==> flow/design.v <==
module MUX(input [31:0] DMAport, output reg [24:0] out0, out1, out2, out3, out4, out5);
	always @ (*) begin
		out0 = 25'b0;
		out1 = 25'b0;
		out2 = 25'b0;
		out3 = 25'b0;
		out4 = 25'b0;
		out5 = 25'b0;
		case(DMAport[2:0])
			3'b000: out0 = DMAport[31:7];
			3'b001: out1 = DMAport[31:7];
			3'b010: out2 = DMAport[31:7];
			3'b011: out3 = DMAport[31:7];
			3'b100: out4 = DMAport[31:7];
			3'b101: out5 = DMAport[31:7];
			default:;
		endcase
	end
endmodule
module Register(input clk, input rst, input enable, input [23:0] datain, output reg [23:0] dataout);
	always @ (posedge clk or posedge rst) begin
		if (rst)
			dataout <= 24'b0;
		else if(enable)
			dataout <= datain;
	end
endmodule
module Wallace_BaughWooley (
    input  signed [7:0] a,
    input  signed [7:0] b,
    output signed [15:0] prod
);
    assign prod = a * b;
endmodule
module ConvEngine (
    input         clk,
    input         rst,
    input  [31:0] DMAport,        
    input         acc_enable,     
    input         acc_clear,      
    output [31:0] result          
);
    wire [24:0] mux_out0, mux_out1, mux_out2, mux_out3, mux_out4, mux_out5;
    MUX demux (
        .DMAport(DMAport),
        .out0(mux_out0),
        .out1(mux_out1),
        .out2(mux_out2),
        .out3(mux_out3),
        .out4(mux_out4),
        .out5(mux_out5)
    );
    wire [23:0] reg_data [5:0];
    Register reg0 (
        .clk(clk),
        .rst(rst),
        .enable(mux_out0[0]),
        .datain(mux_out0[24:1]),
        .dataout(reg_data[0])
    );
    Register reg1 (
        .clk(clk),
        .rst(rst),
        .enable(mux_out1[0]),
        .datain(mux_out1[24:1]),
        .dataout(reg_data[1])
    );
    Register reg2 (
        .clk(clk),
        .rst(rst),
        .enable(mux_out2[0]),
        .datain(mux_out2[24:1]),
        .dataout(reg_data[2])
    );
    Register reg3 (
        .clk(clk),
        .rst(rst),
        .enable(mux_out3[0]),
        .datain(mux_out3[24:1]),
        .dataout(reg_data[3])
    );
    Register reg4 (
        .clk(clk),
        .rst(rst),
        .enable(mux_out4[0]),
        .datain(mux_out4[24:1]),
        .dataout(reg_data[4])
    );
    Register reg5 (
        .clk(clk),
        .rst(rst),
        .enable(mux_out5[0]),
        .datain(mux_out5[24:1]),
        .dataout(reg_data[5])
    );
    wire signed [7:0] pixel [8:0];
    wire signed [7:0] kernel [8:0];
    assign pixel[0] = reg_data[0][23:16];
    assign pixel[1] = reg_data[0][15:8];
    assign pixel[2] = reg_data[0][7:0];
    assign pixel[3] = reg_data[1][23:16];
    assign pixel[4] = reg_data[1][15:8];
    assign pixel[5] = reg_data[1][7:0];
    assign pixel[6] = reg_data[2][23:16];
    assign pixel[7] = reg_data[2][15:8];
    assign pixel[8] = reg_data[2][7:0];
    assign kernel[0] = reg_data[3][23:16];
    assign kernel[1] = reg_data[3][15:8];
    assign kernel[2] = reg_data[3][7:0];
    assign kernel[3] = reg_data[4][23:16];
    assign kernel[4] = reg_data[4][15:8];
    assign kernel[5] = reg_data[4][7:0];
    assign kernel[6] = reg_data[5][23:16];
    assign kernel[7] = reg_data[5][15:8];
    assign kernel[8] = reg_data[5][7:0];
    wire signed [15:0] prod [8:0];
    Wallace_BaughWooley mult0 (.a(pixel[0]), .b(kernel[0]), .prod(prod[0]));
    Wallace_BaughWooley mult1 (.a(pixel[1]), .b(kernel[1]), .prod(prod[1]));
    Wallace_BaughWooley mult2 (.a(pixel[2]), .b(kernel[2]), .prod(prod[2]));
    Wallace_BaughWooley mult3 (.a(pixel[3]), .b(kernel[3]), .prod(prod[3]));
    Wallace_BaughWooley mult4 (.a(pixel[4]), .b(kernel[4]), .prod(prod[4]));
    Wallace_BaughWooley mult5 (.a(pixel[5]), .b(kernel[5]), .prod(prod[5]));
    Wallace_BaughWooley mult6 (.a(pixel[6]), .b(kernel[6]), .prod(prod[6]));
    Wallace_BaughWooley mult7 (.a(pixel[7]), .b(kernel[7]), .prod(prod[7]));
    Wallace_BaughWooley mult8 (.a(pixel[8]), .b(kernel[8]), .prod(prod[8]));
    wire signed [31:0] prod_ext [8:0];
    assign prod_ext[0] = {{16{prod[0][15]}}, prod[0]};
    assign prod_ext[1] = {{16{prod[1][15]}}, prod[1]};
    assign prod_ext[2] = {{16{prod[2][15]}}, prod[2]};
    assign prod_ext[3] = {{16{prod[3][15]}}, prod[3]};
    assign prod_ext[4] = {{16{prod[4][15]}}, prod[4]};
    assign prod_ext[5] = {{16{prod[5][15]}}, prod[5]};
    assign prod_ext[6] = {{16{prod[6][15]}}, prod[6]};
    assign prod_ext[7] = {{16{prod[7][15]}}, prod[7]};
    assign prod_ext[8] = {{16{prod[8][15]}}, prod[8]};
    wire signed [31:0] sum_products;
    assign sum_products = prod_ext[0] + prod_ext[1] + prod_ext[2] +
                          prod_ext[3] + prod_ext[4] + prod_ext[5] +
                          prod_ext[6] + prod_ext[7] + prod_ext[8];
    reg signed [31:0] accumulator;
    always @(posedge clk or posedge rst) begin
        if (rst) begin
            accumulator <= 32'b0;
        end else if (acc_clear) begin
            accumulator <= 32'b0;
        end else if (acc_enable) begin
            accumulator <= accumulator + sum_products;
        end
    end
    assign result = accumulator;
endmodule
Step by step through the tools: ConvEngine
Tool output for the design above, in the order of the flow.
Lines are those of the file above, counted from 1.
Operators carry their Yosys type and port widths (W data, S select, Z words).
A cell with -- has no value.
Design
  design top: ConvEngine
  clock input: clk
  library: sky130hd
  library corner: tt_025C_1v80

Word level
Source: Yosys, flattened and elaborated. Widths are those after wreduce. Registers that Yosys merges into a memory's read port (data or address) are not register bits. Print and check cells do not count. Equal cells are merged and count once.
Bit counts
  bits in registers: 176
  input port bits: 36
  output and inout port bits: 32
  cells after elaboration: 40
Operators by class
  add/subtract/negate cells: 9
  $mul: 9
  equality and inequality tests: 5
  muxes and demuxes: 8
  reductions and logical operators: 2
Operator list (count)
  $mul A8 B8 Y16: 9
  $mux W25: 6
  $mux W32: 2
  $add A32 B24 Y32: 1
  $add A23 B16 Y24: 1
  $add A22 B16 Y23: 1
  $add A21 B16 Y22: 1
  $add A20 B16 Y21: 1
  $add A19 B16 Y20: 1
  $add A18 B16 Y19: 1
  $add A17 B16 Y18: 1
  $add A16 B16 Y17: 1
  $eq A3 B2 Y1 const B: 2
  $eq A3 B3 Y1 const B: 2
  $eq A3 B1 Y1 const B: 1
  $logic_not A3 Y1: 1
  $reduce_bool A2 Y1: 1

Depth
Yosys ltp: most cells in a row. Word level: on the elaborated netlist, between registers, memories and ports. Mapped: between sequential cells and ports; inverters and the memories' decode and read muxes count.
Logic depth
  word-level depth: 12
  ABC_AREA: 0
  gate-level depth with buffers: 31
  mapped depth without buffers: 30

Synthesis result
Yosys stat after the flow's synthesis: flattened, memories mapped to cells. It holds for the ABC_AREA given above (unset counts as 0); a run with the other value may have another netlist.
Totals and module areas in this step are rounded.
Cells by type
  sky130_fd_sc_hd__fa_1: count 908, total area 1.82E+04 µm²
  sky130_fd_sc_hd__dfrtp_1: count 176, total area 4.4E+03 µm²
  sky130_fd_sc_hd__inv_1: count 1044, total area 3.92E+03 µm²
  sky130_fd_sc_hd__ha_1: count 215, total area 2690.08 µm²
  sky130_fd_sc_hd__and2_1: count 307, total area 1.92E+03 µm²
  sky130_fd_sc_hd__mux2_2: count 144, total area 1.62E+03 µm²
  sky130_fd_sc_hd__nand2_1: count 214, total area 803.27 µm²
  sky130_fd_sc_hd__xnor2_1: count 28, total area 245.235 µm²
  sky130_fd_sc_hd__nand2b_1: count 35, total area 218.96 µm²
  sky130_fd_sc_hd__nor2b_1: count 34, total area 212.704 µm²
  sky130_fd_sc_hd__clkbuf_1: count 55, total area 206.448 µm²
  sky130_fd_sc_hd__mux2i_1: count 18, total area 180.173 µm²
  sky130_fd_sc_hd__nor2_1: count 43, total area 161.405 µm²
  sky130_fd_sc_hd__a21oi_1: count 23, total area 115.11 µm²
  sky130_fd_sc_hd__o21ai_0: count 14, total area 70.067 µm²
  sky130_fd_sc_hd__a21o_1: count 9, total area 67.565 µm²
  sky130_fd_sc_hd__o21a_1: count 9, total area 67.565 µm²
  sky130_fd_sc_hd__xor2_1: count 7, total area 61.309 µm²
Other cell types: 39; their cells: 80.
Mapped netlist
  mapped cells: 3363
  chip area (Yosys): 35740 µm²
  sequential area: 4404 µm²
  flip-flop cells: 176
  buffers: 57
By module: a second synthesis without flattening, with its own total; a netlist apart from the flattened one above.
Unflattened totals
  cell total of the unflattened synthesis: 3817
  area total of the unflattened synthesis: 38440 µm²
Each row is one instance without its submodules.
Modules
  Wallace_BaughWooley: instances 9, cells 284, area 2512 µm², sequential area 0.0 µm²
  ConvEngine: instances 1, cells 751, area 7729 µm², sequential area 800.8 µm²
  Register: instances 6, cells 52, area 1001 µm², sequential area 600.6 µm²
  MUX: instances 1, cells 198, area 2095 µm², sequential area 0.0 µm²

Timing after synthesis
Source: OpenSTA report_checks on the synthesized netlist (no wires, ideal clock, input and output delay 20% of the period each), path of least setup slack; recovery checks are left aside. Register names are those of the netlist, which keeps one name where synthesis merged equal registers.
Path post-synthesis
  path type: register -> register
  start point: reg reg3.dataout[16]
  end point: reg accumulator[31]
  period: 10000 ps
  library setup time: 82 ps
  launch time at the first pin: 0 ps
  data arrival time: 8613 ps
  required time: 9918 ps
  setup slack: 1305 ps
  path delay: 8695 ps
  driving pins on the path: 26
  path buffers: 1
  synthesis period reached: 8695 ps
"path delay" is the arrival time less input delay plus setup time.
"driving pins on the path" counts driving pins, that of a launching flip-flop among them; a cell with two outputs on the path counts twice.
"synthesis period reached" is the clock period less the worst setup slack; recovery checks do not enter. This is arithmetic on one report: input and output delays are still those of the set period (20% each).
Between the ends stands the longest chain of elaborated cells between them, by number of cells; it is not shown to be the way that was timed. Of several equally long chains one is given.
Each line given opens the expression or statement behind the cell; cells for indexed reads and writes are added by Yosys, which also makes memories of some case tables.
A register here has more assigning lines than the two given.
Between the ends, post-synthesis
  cells stage by stage: sky130_fd_sc_hd__dfrtp_1 -> sky130_fd_sc_hd__clkbuf_1 -> sky130_fd_sc_hd__and2_1 -> sky130_fd_sc_hd__fa_1 -> sky130_fd_sc_hd__fa_1 -> sky130_fd_sc_hd__fa_1 -> sky130_fd_sc_hd__fa_1 -> sky130_fd_sc_hd__fa_1 -> sky130_fd_sc_hd__inv_1 -> sky130_fd_sc_hd__fa_1 -> sky130_fd_sc_hd__inv_1 -> sky130_fd_sc_hd__fa_1 -> sky130_fd_sc_hd__fa_1 -> sky130_fd_sc_hd__fa_1 -> sky130_fd_sc_hd__inv_1 -> sky130_fd_sc_hd__fa_1 -> sky130_fd_sc_hd__inv_1 -> sky130_fd_sc_hd__ha_1 -> sky130_fd_sc_hd__a21oi_2 -> sky130_fd_sc_hd__o21bai_1 -> sky130_fd_sc_hd__a2111o_1 -> sky130_fd_sc_hd__nor3b_2 -> sky130_fd_sc_hd__o31a_2 -> sky130_fd_sc_hd__a21oi_2 -> sky130_fd_sc_hd__or4b_1 -> sky130_fd_sc_hd__a31oi_1
  cells in the longest elaborated chain: 12
  elaborated cells between the ends (all ways): 12
  source lines of those cells: 5
  those cells by class: add/sub (9); mul (1); mux (2)
RTL lines, path post-synthesis
  from (decl): RTL line 20  | module Register(input clk, input rst, input enable, input [23:0] datain, output reg [23:0] dataout);
  from (assign): RTL line 23  | dataout <= 24'b0;
  from (assign): RTL line 25  | dataout <= datain;
  $mul A8 B8 Y16: RTL line 33  | assign prod = a * b;
  $add A16 B16 Y17: RTL line 137
  $add A17 B16 Y18: RTL line 137
  $add A18 B16 Y19: RTL line 137
  $add A19 B16 Y20: RTL line 137
  $add A20 B16 Y21: RTL line 137
  $add A21 B16 Y22: RTL line 137
  $add A22 B16 Y23: RTL line 137
  $add A23 B16 Y24: RTL line 137
  $add A32 B24 Y32: RTL line 147
  $mux W32: RTL line 146  | end else if (acc_enable) begin
  $mux W32: RTL line 144  | end else if (acc_clear) begin
  to (assign): RTL line 143  | accumulator <= 32'b0;
  to (assign): RTL line 147
  to (decl): RTL line 140  | reg signed [31:0] accumulator;

Path in the finished layout
Path of least setup slack in the final report of run A (OpenROAD, finished layout, wires in). Where an end is a register, its clock arrival counts in the times.
The path's times are printed in steps of 10 ps; the period is the one set.
Path after layout
  path type: register -> register
  start point: reg reg0.dataout[23]
  end point: reg accumulator[29]
  period: 6900 ps
  library setup time: 100 ps
  launch time at the first pin: 500 ps
  data arrival time: 8990 ps
  required time: 7290 ps
  setup slack: -1700 ps
  driving pins on the path: 30
  path buffers: 3
Between the ends stands the longest chain of elaborated cells between them, by number of cells; it is not shown to be the way that was timed. Of several equally long chains one is given.
A register here has more assigning lines than the two given.
Between the ends, after layout
  cells stage by stage: sky130_fd_sc_hd__dfrtp_2 -> sky130_fd_sc_hd__buf_6 -> sky130_fd_sc_hd__and2_4 -> sky130_fd_sc_hd__fa_2 -> sky130_fd_sc_hd__fa_2 -> sky130_fd_sc_hd__buf_6 -> sky130_fd_sc_hd__fa_1 -> sky130_fd_sc_hd__inv_1 -> sky130_fd_sc_hd__fa_1 -> sky130_fd_sc_hd__inv_1 -> sky130_fd_sc_hd__fa_1 -> sky130_fd_sc_hd__inv_1 -> sky130_fd_sc_hd__fa_1 -> sky130_fd_sc_hd__inv_2 -> sky130_fd_sc_hd__fa_1 -> sky130_fd_sc_hd__fa_1 -> sky130_fd_sc_hd__fa_1 -> sky130_fd_sc_hd__inv_2 -> sky130_fd_sc_hd__fa_1 -> sky130_fd_sc_hd__inv_2 -> sky130_fd_sc_hd__ha_4 -> sky130_fd_sc_hd__o21ai_4 -> sky130_fd_sc_hd__a211o_1 -> sky130_fd_sc_hd__a2111oi_4 -> sky130_fd_sc_hd__nor3b_4 -> sky130_fd_sc_hd__o31a_2 -> sky130_fd_sc_hd__buf_4 -> sky130_fd_sc_hd__a21boi_2 -> sky130_fd_sc_hd__xor2_1 -> sky130_fd_sc_hd__a22o_1
  cells in the longest elaborated chain: 12
  elaborated cells between the ends (all ways): 12
  source lines of those cells: 5
  those cells by class: add/sub (9); mul (1); mux (2)
RTL lines, path after layout
  from (decl): RTL line 20  | module Register(input clk, input rst, input enable, input [23:0] datain, output reg [23:0] dataout);
  from (assign): RTL line 23  | dataout <= 24'b0;
  from (assign): RTL line 25  | dataout <= datain;
  $mul A8 B8 Y16: RTL line 33  | assign prod = a * b;
  $add A16 B16 Y17: RTL line 137
  $add A17 B16 Y18: RTL line 137
  $add A18 B16 Y19: RTL line 137
  $add A19 B16 Y20: RTL line 137
  $add A20 B16 Y21: RTL line 137
  $add A21 B16 Y22: RTL line 137
  $add A22 B16 Y23: RTL line 137
  $add A23 B16 Y24: RTL line 137
  $add A32 B24 Y32: RTL line 147
  $mux W32: RTL line 146  | end else if (acc_enable) begin
  $mux W32: RTL line 144  | end else if (acc_clear) begin
  to (assign): RTL line 143  | accumulator <= 32'b0;
  to (assign): RTL line 147
  to (decl): RTL line 140  | reg signed [31:0] accumulator;

Memo
Re: implementation data of ConvEngine

ConvEngine through Yosys and OpenROAD on sky130hd: 3 stored runs, unordered, with their settings and measured results. The constraints put input and output delay at 20% of the set period each and load the outputs with 0.01 pF.
"achieved clock period": clock period set for the run, less the worst setup slack. It is reckoned from that one timing run; input and output delays stay at 20% of the period that was set.
"worst setup path time" is the time allowed to the run's worst setup path (the clock period less input and output delay, where it has them) less its slack. Clock arrival times count: a late capture clock shortens it, a late launch clock lengthens it.
"worst setup path time" is known to 10 ps.
Measured values are rounded.

Run A
==> flow/run.sh <==
#!/bin/bash
# the make line also repeats the synthesis and layout settings of config.mk as NAME=value (left out here)
make -C /OpenROAD-flow-scripts/flow DESIGN_CONFIG=/design/flow/config.mk WORK_HOME=/design/flow/orfs CLKGATE_MAP_FILE= finish
==> flow/config.mk <==
export PLATFORM = sky130hd
export DESIGN_NAME = ConvEngine
export DESIGN_NICKNAME = ConvEngine
export VERILOG_FILES = /design/flow/design.v
export SDC_FILE = /design/flow/constraint.sdc
export NUM_CORES = 4
export LEC_CHECK = 0
export CAP_MARGIN = 20
export CELL_PAD_IN_SITES_DETAIL_PLACEMENT = 0
export CORE_MARGIN = 5
export CORE_UTILIZATION = 21
export CTS_CLUSTER_SIZE = 56
export GPL_ROUTABILITY_DRIVEN = 1
export GPL_TIMING_DRIVEN = 1
export MAX_ROUTING_LAYER = met4
export PLACE_DENSITY = 0.78
export SLEW_MARGIN = 40
==> flow/constraint.sdc <==
create_clock -name core_clock -period 6.9 [get_ports {clk}]
set_input_delay 1.3800 -clock core_clock [delete_from_list [all_inputs] [get_ports {clk}]]
set_output_delay 1.3800 -clock core_clock [all_outputs]
set_load 0.01 [all_outputs]

==> results of run A <==
chip area after synthesis (Yosys): 35,740 µm²
die area: 178,500 µm²
utilization: 0.256
worst setup slack after layout: -1,703 ps
worst hold slack: 597 ps
achieved clock period: 8,603 ps
worst setup path time: 8,600 ps
worst setup path kind: register -> register

Run B
==> flow/run.sh <==
#!/bin/bash
# the make line also repeats the synthesis and layout settings of config.mk as NAME=value (left out here)
make -C /OpenROAD-flow-scripts/flow DESIGN_CONFIG=/design/flow/config.mk WORK_HOME=/design/flow/orfs CLKGATE_MAP_FILE= finish
==> flow/config.mk <==
export PLATFORM = sky130hd
export DESIGN_NAME = ConvEngine
export DESIGN_NICKNAME = ConvEngine
export VERILOG_FILES = /design/flow/design.v
export SDC_FILE = /design/flow/constraint.sdc
export NUM_CORES = 4
export LEC_CHECK = 0
export ABC_AREA = 0
export CAP_MARGIN = 20
export CORE_MARGIN = 9
export CORE_UTILIZATION = 27
export CTS_CLUSTER_DIAMETER = 169
export CTS_CLUSTER_SIZE = 49
export GPL_ROUTABILITY_DRIVEN = 0
export PLACE_DENSITY_LB_ADDON = 0.24
export SETUP_SLACK_MARGIN = 3.45
export SLEW_MARGIN = 20
export TNS_END_PERCENT = 80
==> flow/constraint.sdc <==
create_clock -name core_clock -period 16.1 [get_ports {clk}]
set_input_delay 3.2200 -clock core_clock [delete_from_list [all_inputs] [get_ports {clk}]]
set_output_delay 3.2200 -clock core_clock [all_outputs]
set_load 0.01 [all_outputs]

==> results of run B <==
chip area after synthesis (Yosys): 35,740 µm²
die area: 145,800 µm²
utilization: 0.297
worst setup slack after layout: 6,419 ps
worst hold slack: 571 ps
achieved clock period: 9,681 ps
worst setup path time: 9,680 ps
worst setup path kind: register -> register

Run C
==> flow/run.sh <==
#!/bin/bash
# the make line also repeats the synthesis and layout settings of config.mk as NAME=value (left out here)
make -C /OpenROAD-flow-scripts/flow DESIGN_CONFIG=/design/flow/config.mk WORK_HOME=/design/flow/orfs CLKGATE_MAP_FILE= finish
==> flow/config.mk <==
export PLATFORM = sky130hd
export DESIGN_NAME = ConvEngine
export DESIGN_NICKNAME = ConvEngine
export VERILOG_FILES = /design/flow/design.v
export SDC_FILE = /design/flow/constraint.sdc
export NUM_CORES = 4
export LEC_CHECK = 0
export CAP_MARGIN = 20
export CORE_MARGIN = 2
export CORE_UTILIZATION = 40
export SETUP_SLACK_MARGIN = 0.84
export SLEW_MARGIN = 20
==> flow/constraint.sdc <==
create_clock -name core_clock -period 9.49 [get_ports {clk}]
set_input_delay 1.8980 -clock core_clock [delete_from_list [all_inputs] [get_ports {clk}]]
set_output_delay 1.8980 -clock core_clock [all_outputs]
set_load 0.01 [all_outputs]

==> results of run C <==
chip area after synthesis (Yosys): 35,740 µm²
die area: 91,760 µm²
utilization: 0.445
worst setup slack after layout: 827 ps
worst hold slack: 575 ps
achieved clock period: 8,663 ps
worst setup path time: 8,660 ps
worst setup path kind: register -> register
